==> flow/design.v <==
module huff_encoder (
	clk,
	reset,
	io_in,
	io_out
);
	input wire clk;
	input wire reset;
	input wire [11:0] io_in;
	output reg [11:0] io_out;
	reg [23:0] data_in;
	reg [8:0] freq_in;
	reg [1:0] count;
	reg [3:0] odd_idx;
	reg [3:0] even_idx;
	wire [56:0] initial_node;
	reg [2:0] state;
	reg [19:0] huff_tree [0:5];
	reg [56:0] in_huff_tree;
	reg [2:0] in_pad;
	wire [2:0] out_pad;
	wire [75:0] out_huff_tree;
	wire [18:0] merged_node;
	reg [8:0] encoded_value;
	reg [8:0] encoded_mask;
	reg done;
	reg [14:0] character;
	reg [2:0] encoded_value_h [0:5];
	reg [2:0] a;
	reg [2:0] b;
	reg [2:0] c;
	reg [2:0] encoded_value_l;
	reg [2:0] encoded_value_r;
	reg is_n_odd;
	freq_calc freq_calc_ins(
		.data_in(data_in),
		.freq_in(freq_in),
		.node(initial_node)
	);
	node_sorter node_sorter_ins(
		.clk(clk),
		.input_node(in_huff_tree[0+:57]),
		.input_pad(in_pad),
		.output_node(out_huff_tree[19+:57]),
		.output_pad(out_pad)
	);
	assign out_huff_tree[0+:19] = 19'b0;
	merge_nodes merge_nodes_ins(
		.min_node(out_huff_tree[57+:19]),
		.second_min_node(out_huff_tree[38+:19]),
		.merged_node(merged_node)
	);
	always @(posedge clk) begin : huffman_enc
		if (reset) begin
			state <= 3'b001;
			a <= 3'd0;
			b <= 3'b000;
			c <= 3'b000;
			done = 'b0;
			in_pad <= 3'b000;
			begin : sv2v_autoblock_1
				reg signed [31:0] i;
				for (i = 0; i < 3; i = i + 1)
					begin
						encoded_value[(2 - i) * 3+:3] = 'b0;
						encoded_mask[(2 - i) * 3+:3] = 'b0;
						in_huff_tree[((2 - i) * 19) + 18-:5] <= 'b0;
						in_huff_tree[((2 - i) * 19) + 13-:3] <= 'b0;
						in_huff_tree[((2 - i) * 19) + 10] <= 'b0;
						in_huff_tree[((2 - i) * 19) + 9-:5] <= 'b0;
						in_huff_tree[((2 - i) * 19) + 4-:5] <= 'b0;
						character[(2 - i) * 5+:5] = 'b0;
					end
			end
			begin : sv2v_autoblock_2
				reg signed [31:0] i;
				for (i = 0; i < 6; i = i + 1)
					begin
						encoded_value_h[i] = 'b0;
						huff_tree[i][19-:5] = 'b0;
						huff_tree[i][14] = 1'b0;
						huff_tree[i][3-:2] = 'b0;
						huff_tree[i][13-:5] = 'b0;
						huff_tree[i][8-:5] = 'b0;
						huff_tree[i][1-:2] = 'b0;
					end
			end
			encoded_value_l = 'b0;
			encoded_value_r = 'b0;
		end
		else
			case (state)
				3'b001: begin
					done = 'b0;
					io_out <= 'b0;
					a <= 'b0;
					b <= 'b0;
					if (io_in[11] == 1'b1) begin
						if (c < 3) begin
							data_in[(2 - c) * 8+:8] <= io_in[7:0];
							freq_in[(2 - c) * 3+:3] <= io_in[10:8];
						end
						c <= c + 1'b1;
					end
					state <= (c == 3 ? 3'b010 : 3'b001);
				end
				3'b010: begin
					count = 3;
					begin : sv2v_autoblock_3
						reg signed [31:0] i;
						for (i = 0; i < 3; i = i + 1)
							in_huff_tree[(2 - i) * 19+:19] <= initial_node[(2 - i) * 19+:19];
					end
					in_pad <= 3'b000;
					state <= 3'b011;
				end
				3'b011: state <= 3'b100;
				3'b100: begin
					in_huff_tree[38+:19] <= merged_node;
					in_huff_tree[0+:38] <= out_huff_tree[0+:38];
					in_pad <= {out_pad[2] | out_pad[1], out_pad[0], 1'b1};
					count = count - 1'b1;
					even_idx = count << 1'b1;
					odd_idx = even_idx + 1'b1;
					huff_tree[even_idx][19-:5] = out_huff_tree[75-:5];
					huff_tree[odd_idx][19-:5] = out_huff_tree[56-:5];
					huff_tree[even_idx][14] = out_huff_tree[67];
					huff_tree[odd_idx][14] = out_huff_tree[48];
					huff_tree[even_idx][13-:5] = out_huff_tree[66-:5];
					huff_tree[odd_idx][13-:5] = out_huff_tree[47-:5];
					huff_tree[even_idx][8-:5] = out_huff_tree[61-:5];
					huff_tree[odd_idx][8-:5] = out_huff_tree[42-:5];
					huff_tree[1][19-:5] = out_huff_tree[75-:5];
					huff_tree[1][14] = out_huff_tree[67];
					huff_tree[1][13-:5] = out_huff_tree[66-:5];
					huff_tree[1][8-:5] = out_huff_tree[61-:5];
					if (!(count[0] | count[1]))
						state <= 3'b101;
					else
						state <= 3'b011;
				end
				3'b101: begin
					begin : sv2v_autoblock_4
						reg signed [31:0] l;
						for (l = 5; l > 1; l = l - 1)
							begin : sv2v_autoblock_5
								reg signed [31:0] n;
								for (n = 1; n < 6; n = n + 1)
									if ((huff_tree[n][14] == 'b0) && ((huff_tree[n][13-:5] == huff_tree[l][19-:5]) || (huff_tree[n][8-:5] == huff_tree[l][19-:5])))
										huff_tree[l][3-:2] = n;
							end
					end
					begin : sv2v_autoblock_6
						reg signed [31:0] n;
						for (n = 2; n < 6; n = n + 1)
							huff_tree[n][1-:2] = huff_tree[huff_tree[n][3-:2]][1-:2] + 1'b1;
					end
					state <= 3'b110;
				end
				3'b110: begin
					begin : sv2v_autoblock_7
						reg signed [31:0] n;
						for (n = 2; n < 6; n = n + 1)
							begin
								encoded_value_l = encoded_value_h[huff_tree[n][3-:2]] << 1'b1;
								encoded_value_r = (encoded_value_h[huff_tree[n][3-:2]] << 1'b1) | 1'b1;
								is_n_odd = n[0];
								if (huff_tree[n][3-:2] != 1'b1)
									encoded_value_h[n] = (is_n_odd ? encoded_value_r : encoded_value_l);
								else if (huff_tree[n][3-:2] == 1'b1)
									encoded_value_h[n][0] = (is_n_odd ? 1'b1 : 1'b0);
							end
					end
					begin : sv2v_autoblock_8
						integer i;
						for (i = 0; i <= 2; i = i + 1)
							begin : sv2v_autoblock_9
								reg signed [31:0] n;
								for (n = 1; n < 6; n = n + 1)
									if ((huff_tree[n][19-:5] == data_in[((2 - i) * 8) + 3-:4]) && (huff_tree[n][14] == 'b1)) begin
										encoded_mask[(2 - i) * 3+:3] = (1'b1 << huff_tree[n][1-:2]) - 1'b1;
										encoded_value[(2 - i) * 3+:3] = encoded_value_h[n];
										character[(2 - i) * 5+:5] = huff_tree[n][19-:5];
									end
							end
					end
					state <= 3'b111;
				end
				3'b111: begin
					c <= 'b0;
					done = 1'b1;
					io_out[8:0] <= (b[0] == 1'b0 ? {done, 3'b011, (a > 2 ? 5'b00000 : character[(2 - a) * 5+:5])} : {done, 2'b00, encoded_mask[(2 - a) * 3+:3], encoded_value[(2 - a) * 3+:3]});
					b <= b + 1'b1;
					a <= (b[0] == 1'b1 ? a + 1 : a);
					state <= (a > 2 ? 3'b001 : 3'b111);
				end
				default: state <= 3'b001;
			endcase
	end
endmodule
module freq_calc (
	data_in,
	freq_in,
	node
);
	input wire [23:0] data_in;
	input wire [8:0] freq_in;
	output reg [56:0] node;
	always @(*) begin : sv2v_autoblock_1
		reg signed [31:0] i;
		for (i = 0; i < 3; i = i + 1)
			begin
				node[((2 - i) * 19) + 18-:5] = data_in[(2 - i) * 8+:8];
				node[((2 - i) * 19) + 13-:3] = freq_in[(2 - i) * 3+:3];
				node[((2 - i) * 19) + 9-:5] = 'b0;
				node[((2 - i) * 19) + 4-:5] = 'b0;
				node[((2 - i) * 19) + 10] = 1'b1;
			end
	end
endmodule
module node_sorter (
	clk,
	input_node,
	input_pad,
	output_node,
	output_pad
);
	input wire clk;
	input wire [56:0] input_node;
	input wire [2:0] input_pad;
	output reg [56:0] output_node;
	output reg [2:0] output_pad;
	reg [18:0] temp_node;
	reg [56:0] sort_tmp;
	reg [2:0] pad_tmp;
	always @(posedge clk) begin
		begin : sv2v_autoblock_1
			reg signed [31:0] i;
			for (i = 0; i < 3; i = i + 1)
				sort_tmp = input_node;
		end
		pad_tmp = input_pad;
		begin : sv2v_autoblock_2
			reg signed [31:0] j;
			for (j = 0; j < 2; j = j + 1)
				begin : sv2v_autoblock_3
					reg signed [31:0] k;
					for (k = 0; k < 2; k = k + 1)
						if (!(pad_tmp[2 - k] | pad_tmp[2 - (k + 1)]) && (((sort_tmp[((2 - k) * 19) + 13-:3] == sort_tmp[((2 - (k + 1)) * 19) + 13-:3]) && (sort_tmp[((2 - k) * 19) + 18-:5] > sort_tmp[((2 - (k + 1)) * 19) + 18-:5])) || (sort_tmp[((2 - k) * 19) + 13-:3] > sort_tmp[((2 - (k + 1)) * 19) + 13-:3]))) begin
							temp_node = sort_tmp[(2 - k) * 19+:19];
							sort_tmp[(2 - k) * 19+:19] = sort_tmp[(2 - (k + 1)) * 19+:19];
							sort_tmp[(2 - (k + 1)) * 19+:19] = temp_node;
							pad_tmp[2 - k] = 1'b0;
							pad_tmp[2 - (k + 1)] = 1'b0;
						end
				end
		end
		output_node <= sort_tmp;
		output_pad <= pad_tmp;
	end
endmodule
module merge_nodes (
	min_node,
	second_min_node,
	merged_node
);
	input wire [18:0] min_node;
	input wire [18:0] second_min_node;
	output wire [18:0] merged_node;
	assign merged_node[18-:5] = min_node[18-:5] + second_min_node[18-:5];
	assign merged_node[13-:3] = min_node[13-:3] + second_min_node[13-:3];
	assign merged_node[9-:5] = min_node[18-:5];
	assign merged_node[4-:5] = second_min_node[18-:5];
	assign merged_node[10] = 1'b0;
endmodule
`default_nettype none
module my_chip (
    input logic [11:0] io_in,  
    output logic [11:0] io_out,  
    input logic clock,
    input logic reset  
);
    huff_encoder DUT(.clk(clock), .reset(reset), .io_in(io_in), .io_out(io_out));  
endmodule
# == Step by step through the tools: my_chip ==
# What the tools print for my_chip, step after step.
# Line numbers count from 1 in the design file above.
# Cell names lack the library's common part.
# The mark -- stands for no value.
# design
top,my_chip
clock,clock
library,sky130hd
pvt_corner,tt_025C_1v80

# == Elaborated design ==
# Counts by Yosys on the flattened word-level netlist (proc, flatten, opt, wreduce). Print and check cells are left out.
# bits
register_bits,306
latchBits,0
ram_bits,0
rom_bits,0
clocked_rd_ports_x_width,0
memories,0
in_bits,14
output_inout_bits,12
elab_cells,500
# classes
add_sub_neg,19
mul,3
div,0
n_cmp,10
equal,107
shift,11
mux,164
bitwise,18
n_reduce_logical,102
# op_table
cell,count
equality test 5 bit,40
2-to-1 mux 5 bit,34
2-to-1 mux 19 bit,8
multiplier 32 x 2 -> 32 bit (second input constant),2
multiplier 32 x 3 -> 32 bit (second input constant),1
2-to-1 mux 3 bit,31
2-to-1 mux 2 bit,43
equality test 5 x 4 -> 1 bit,15
case mux 5 bit (select 2 bit),7
negation 32 -> 33 bit,2
indexed select 9 x 32 -> 3 bit,2
logical AND 1 bit,43
case mux 3 bit (select 2 bit),7
equality test 2 bit (second input constant),17
variable shift 3 x 33 -> 9 bit,1
variable shift 3 x 33 -> 9 bit (first input constant),1
variable shift 8 x 33 -> 24 bit,1
variable shift 8 x 33 -> 24 bit (first input constant),1
indexed select 15 x 32 -> 5 bit,1
case mux 2 bit (select 4 bit),4
equality test 2 x 1 -> 1 bit (second input constant),13
logical OR 1 bit,24
bitwise AND 24 bit,1
OR 24 bit,1
NOT 24 bit,1
case mux 2 bit (select 3 bit),4
AND reduction 2 bit,11
case mux 3 bit (select 7 bit),1
# Not listed: further kinds 34, cells in them 117.

# == Logic depth ==
# Yosys ltp: most cells in a row. Word level: on the elaborated netlist, between registers, memories and ports. Mapped: between sequential cells and ports; inverters and the memories' decode and read muxes count.
# depth
ltp_word,23
abc_area,0
mapped_depth,41
depth_no_buf,36

# == Netlist ==
# Yosys stat after the flow's synthesis: flattened, memories mapped to cells. It holds for the ABC_AREA given above (unset counts as 0); a run with the other value may have another netlist.
# Totals and module areas in this step are rounded.
# types
cell,count,area_total_um2
dfxtp_1,262,5245.03
xor2_1,141,1.23E+03
mux2i_1,121,1.21E+03
xnor2_1,123,1.08E+03
edfxtp_1,34,1.02E+03
nand2_1,243,912.125
a21oi_1,178,890.854
ha_1,67,838.304
nor2_1,203,761.981
clkbuf_1,125,469.2
mux2_2,34,382.867
a22o_1,39,341.578
o21ai_0,67,335.322
a211oi_1,44,330.317
nand3_1,62,310.298
o22ai_1,45,281.52
inv_1,69,258.998
nor3_1,50,250.24
# Other cell types: 62; their cells: 381.
# mapped
cell_count,2288
synth_area_um2,19080
seqArea_um2,6266
flip_flops,296
buffers,216
# The figures by module come from a second, unflattened synthesis with its own total; it is not the netlist above.
# unflattened
hier_cells,2606
hier_area_um2,21180
# Each row is one instance without its submodules.
# modules
module,instances,n_cells,mod_area_um2,mod_seq_area_um2
huff_encoder,1,2028,16570,5555
node_sorter,1,480,3866,1201
freq_calc,1,59,435.4,0.0
merge_nodes,1,39,310.3,0.0
my_chip,1,0,0.0,0.0

# == Timing after synthesis ==
# Path of least setup slack by OpenSTA after synthesis, without wires, with an ideal clock, recovery checks aside; 20% of the period is set as input and as output delay. Where synthesis merged equal registers, the netlist keeps one of their names.
# synth_timing
kind,reg2reg
from,reg DUT.in_huff_tree[34]
to,reg DUT.node_sorter_ins.output_node[19]
period_ps,12000
setup_ps,137
t_first_pin_ps,0
t_arrival_ps,7994
t_required_ps,11863
path_slack_ps,3869
path_delay_ps,8131
driving_pins,39
path_buffers,4
period_less_setup_slack_ps,8131
# "path_delay_ps" = arrival - input delay + setup time.
# "driving_pins": output pins that drive a net of the path, with the launching flip-flop's if there is one; two outputs of one cell count as two.
# "period_less_setup_slack_ps" = period - worst setup slack (recovery checks aside). The figure is calculated, with input and output delays left at 20% of the set period.
# The rows between start and end are the longest chain of elaborated cells between them; the timing report does not say that the signal goes this way. Where chains are equally long, one stands for them.
# Each line given opens the expression or statement behind the cell; cells for indexed reads and writes are added by Yosys, which also makes memories of some case tables.
# At most two assigning lines are given for a register; there are more.
# synth_via
cell_sequence,dfxtp_1 inv_1 ha_1 nor2b_1 o21ai_0 a21oi_1 a2bb2oi_1 o21ai_1 mux2_2 ha_1 nor2b_1 o21a_1 o21a_1 o21a_1 o22ai_1 a41oi_1 clkbuf_1 o21ai_0 [... 3 more ...] o21a_1 o21a_1 o22ai_1 a41o_1 clkbuf_1 buf_1 mux2_2 ha_1 nor2b_1 o21a_1 o21a_1 o21a_1 o22ai_1 a41oi_1 nor3_1 a21oi_1 clkbuf_1 o22ai_1
elab_chain_cells,20
cone_cells,39
cone_lines,1
cone_classes,7 x compare; 3 x eq/ne; 11 x mux; 3 x logic; 15 x reduce/logical
# synth_lines
item,line_no,rtl
from (decl),19,reg [56:0] in_huff_tree;
from (assign),112,in_huff_tree[(2 - i) * 19+:19] <= initial_node[(2 - i) * 19+:19];
from (assign),120,in_huff_tree[0+:38] <= out_huff_tree[0+:38];
greater-than comparator 5 bit,249,if (!(pad_tmp[2 - k] | pad_tmp[2 - (k + 1)]) && (((sort_tmp[((2 - k) * 19) + 13-:3] == sort_tmp[((2 - (k + 1)) ...
logical AND 1 bit,249,
logical OR 1 bit,249,
logical AND 1 bit,249,
2-to-1 mux 19 bit,249,
greater-than comparator 5 bit,249,
logical AND 1 bit,249,
[... 6 more ...],--,
logical AND 1 bit,249,
2-to-1 mux 19 bit,249,
greater-than comparator 5 bit,249,
logical AND 1 bit,249,
logical OR 1 bit,249,
logical AND 1 bit,249,
2-to-1 mux 19 bit,249,
to (assign),258,output_node <= sort_tmp;
to (decl),231,output reg [56:0] output_node;

# == Timing after layout ==
# Path of least setup slack in the final report of run A (OpenROAD, finished layout, wires in). Where an end is a register, its clock arrival counts in the times.
# The path's times are printed in steps of 10 ps; the period is the one set.
# layout_timing
kind,reg2reg
from,reg DUT.in_huff_tree[34]
to,reg DUT.node_sorter_ins.output_node[29]
period_ps,12000
setup_ps,120
t_first_pin_ps,540
t_arrival_ps,10090
t_required_ps,12430
path_slack_ps,2340
driving_pins,37
path_buffers,2
# The rows between start and end are the longest chain of elaborated cells between them; the timing report does not say that the signal goes this way. Where chains are equally long, one stands for them.
# At most two assigning lines are given for a register; there are more.
# layout_via
cell_sequence,dfxtp_1 inv_1 ha_1 nor2b_1 o21ai_0 a21oi_1 a2bb2oi_1 o21ai_4 buf_4 mux2_2 ha_1 nor2b_1 o21a_1 o21a_1 o21a_1 o22ai_1 a41oi_2 buf_4 o21ai_0 ha_1 nor2b_1 o21a_1 o21a_1 o21a_1 o22ai_1 a41o_1 mux2i_1 ha_1 nor2b_1 o21a_1 o21a_1 o21a_1 o22ai_1 a41oi_1 nor2_1 nor3_1 a2111oi_0
elab_chain_cells,20
cone_cells,39
cone_lines,1
cone_classes,7 x compare; 3 x eq/ne; 11 x mux; 3 x logic; 15 x reduce/logical
# layout_lines
item,line_no,rtl
from (decl),19,reg [56:0] in_huff_tree;
from (assign),112,in_huff_tree[(2 - i) * 19+:19] <= initial_node[(2 - i) * 19+:19];
from (assign),120,in_huff_tree[0+:38] <= out_huff_tree[0+:38];
greater-than comparator 5 bit,249,if (!(pad_tmp[2 - k] | pad_tmp[2 - (k + 1)]) && (((sort_tmp[((2 - k) * 19) + 13-:3] == sort_tmp[((2 - (k + 1)) ...
logical AND 1 bit,249,
logical OR 1 bit,249,
logical AND 1 bit,249,
2-to-1 mux 19 bit,249,
greater-than comparator 5 bit,249,
logical AND 1 bit,249,
[... 6 more ...],--,
logical AND 1 bit,249,
2-to-1 mux 19 bit,249,
greater-than comparator 5 bit,249,
logical AND 1 bit,249,
logical OR 1 bit,249,
logical AND 1 bit,249,
2-to-1 mux 19 bit,249,
to (assign),258,output_node <= sort_tmp;
to (decl),231,output reg [56:0] output_node;

# Measured results for my_chip: 3 stored runs of the Yosys and OpenROAD flow on sky130hd. The settings differ; the order carries no meaning. The constraints put input and output delay at 20% of the set period each and load the outputs with 0.01 pF.
# "achieved_clock_period_ps" = clock period - worst setup slack. The figure is calculated, with input and output delays left at 20% of the set period.
# "worst_path_ps": the worst setup path's part of the clock period (all of it between registers, 20% less for each end at a port) less its slack. A launch clock that arrives late makes it longer, a capture clock that arrives late makes it shorter.
# "final_power_w": no workload was simulated; the value follows from the tool's default switching activity.
# "worst_path_ps" is known to 10 ps.
# The measured numbers are rounded.
# A setting shown as -- is not set for that run.
stored run,CAP_MARGIN,CELL_PAD_IN_SITES_DETAIL_PLACEMENT,CELL_PAD_IN_SITES_GLOBAL_PLACEMENT,CORE_MARGIN,CTS_CLUSTER_DIAMETER,GPL_ROUTABILITY_DRIVEN,GPL_TIMING_DRIVEN,SLEW_MARGIN,TNS_END_PERCENT,period_ns,CORE_UTILIZATION,die_footprint_um2,achieved_clock_period_ps,final_power_w,final_util_pct,layout_stdcell_area_um2,fin_tns_ps,ws_hold_ps,ws_setup_ps,ys_area_um2,worst_path_ps,critical_path_kind
run A,10,1,1,3,230,0,1,0,40,12.0,40,50370,9665,0.003145,44.5,20840,0,379,2335,19080,9660,reg2reg
run B,20,--,--,2,--,--,--,20,--,9.41,40,49480,8447,0.003791,43.5,20640,0,416,963,19080,8450,reg2reg
run C,10,--,1,2,230,0,1,35,40,12.0,40,49480,9274,0.003132,44.0,20860,0,378,2726,19080,9270,reg2reg
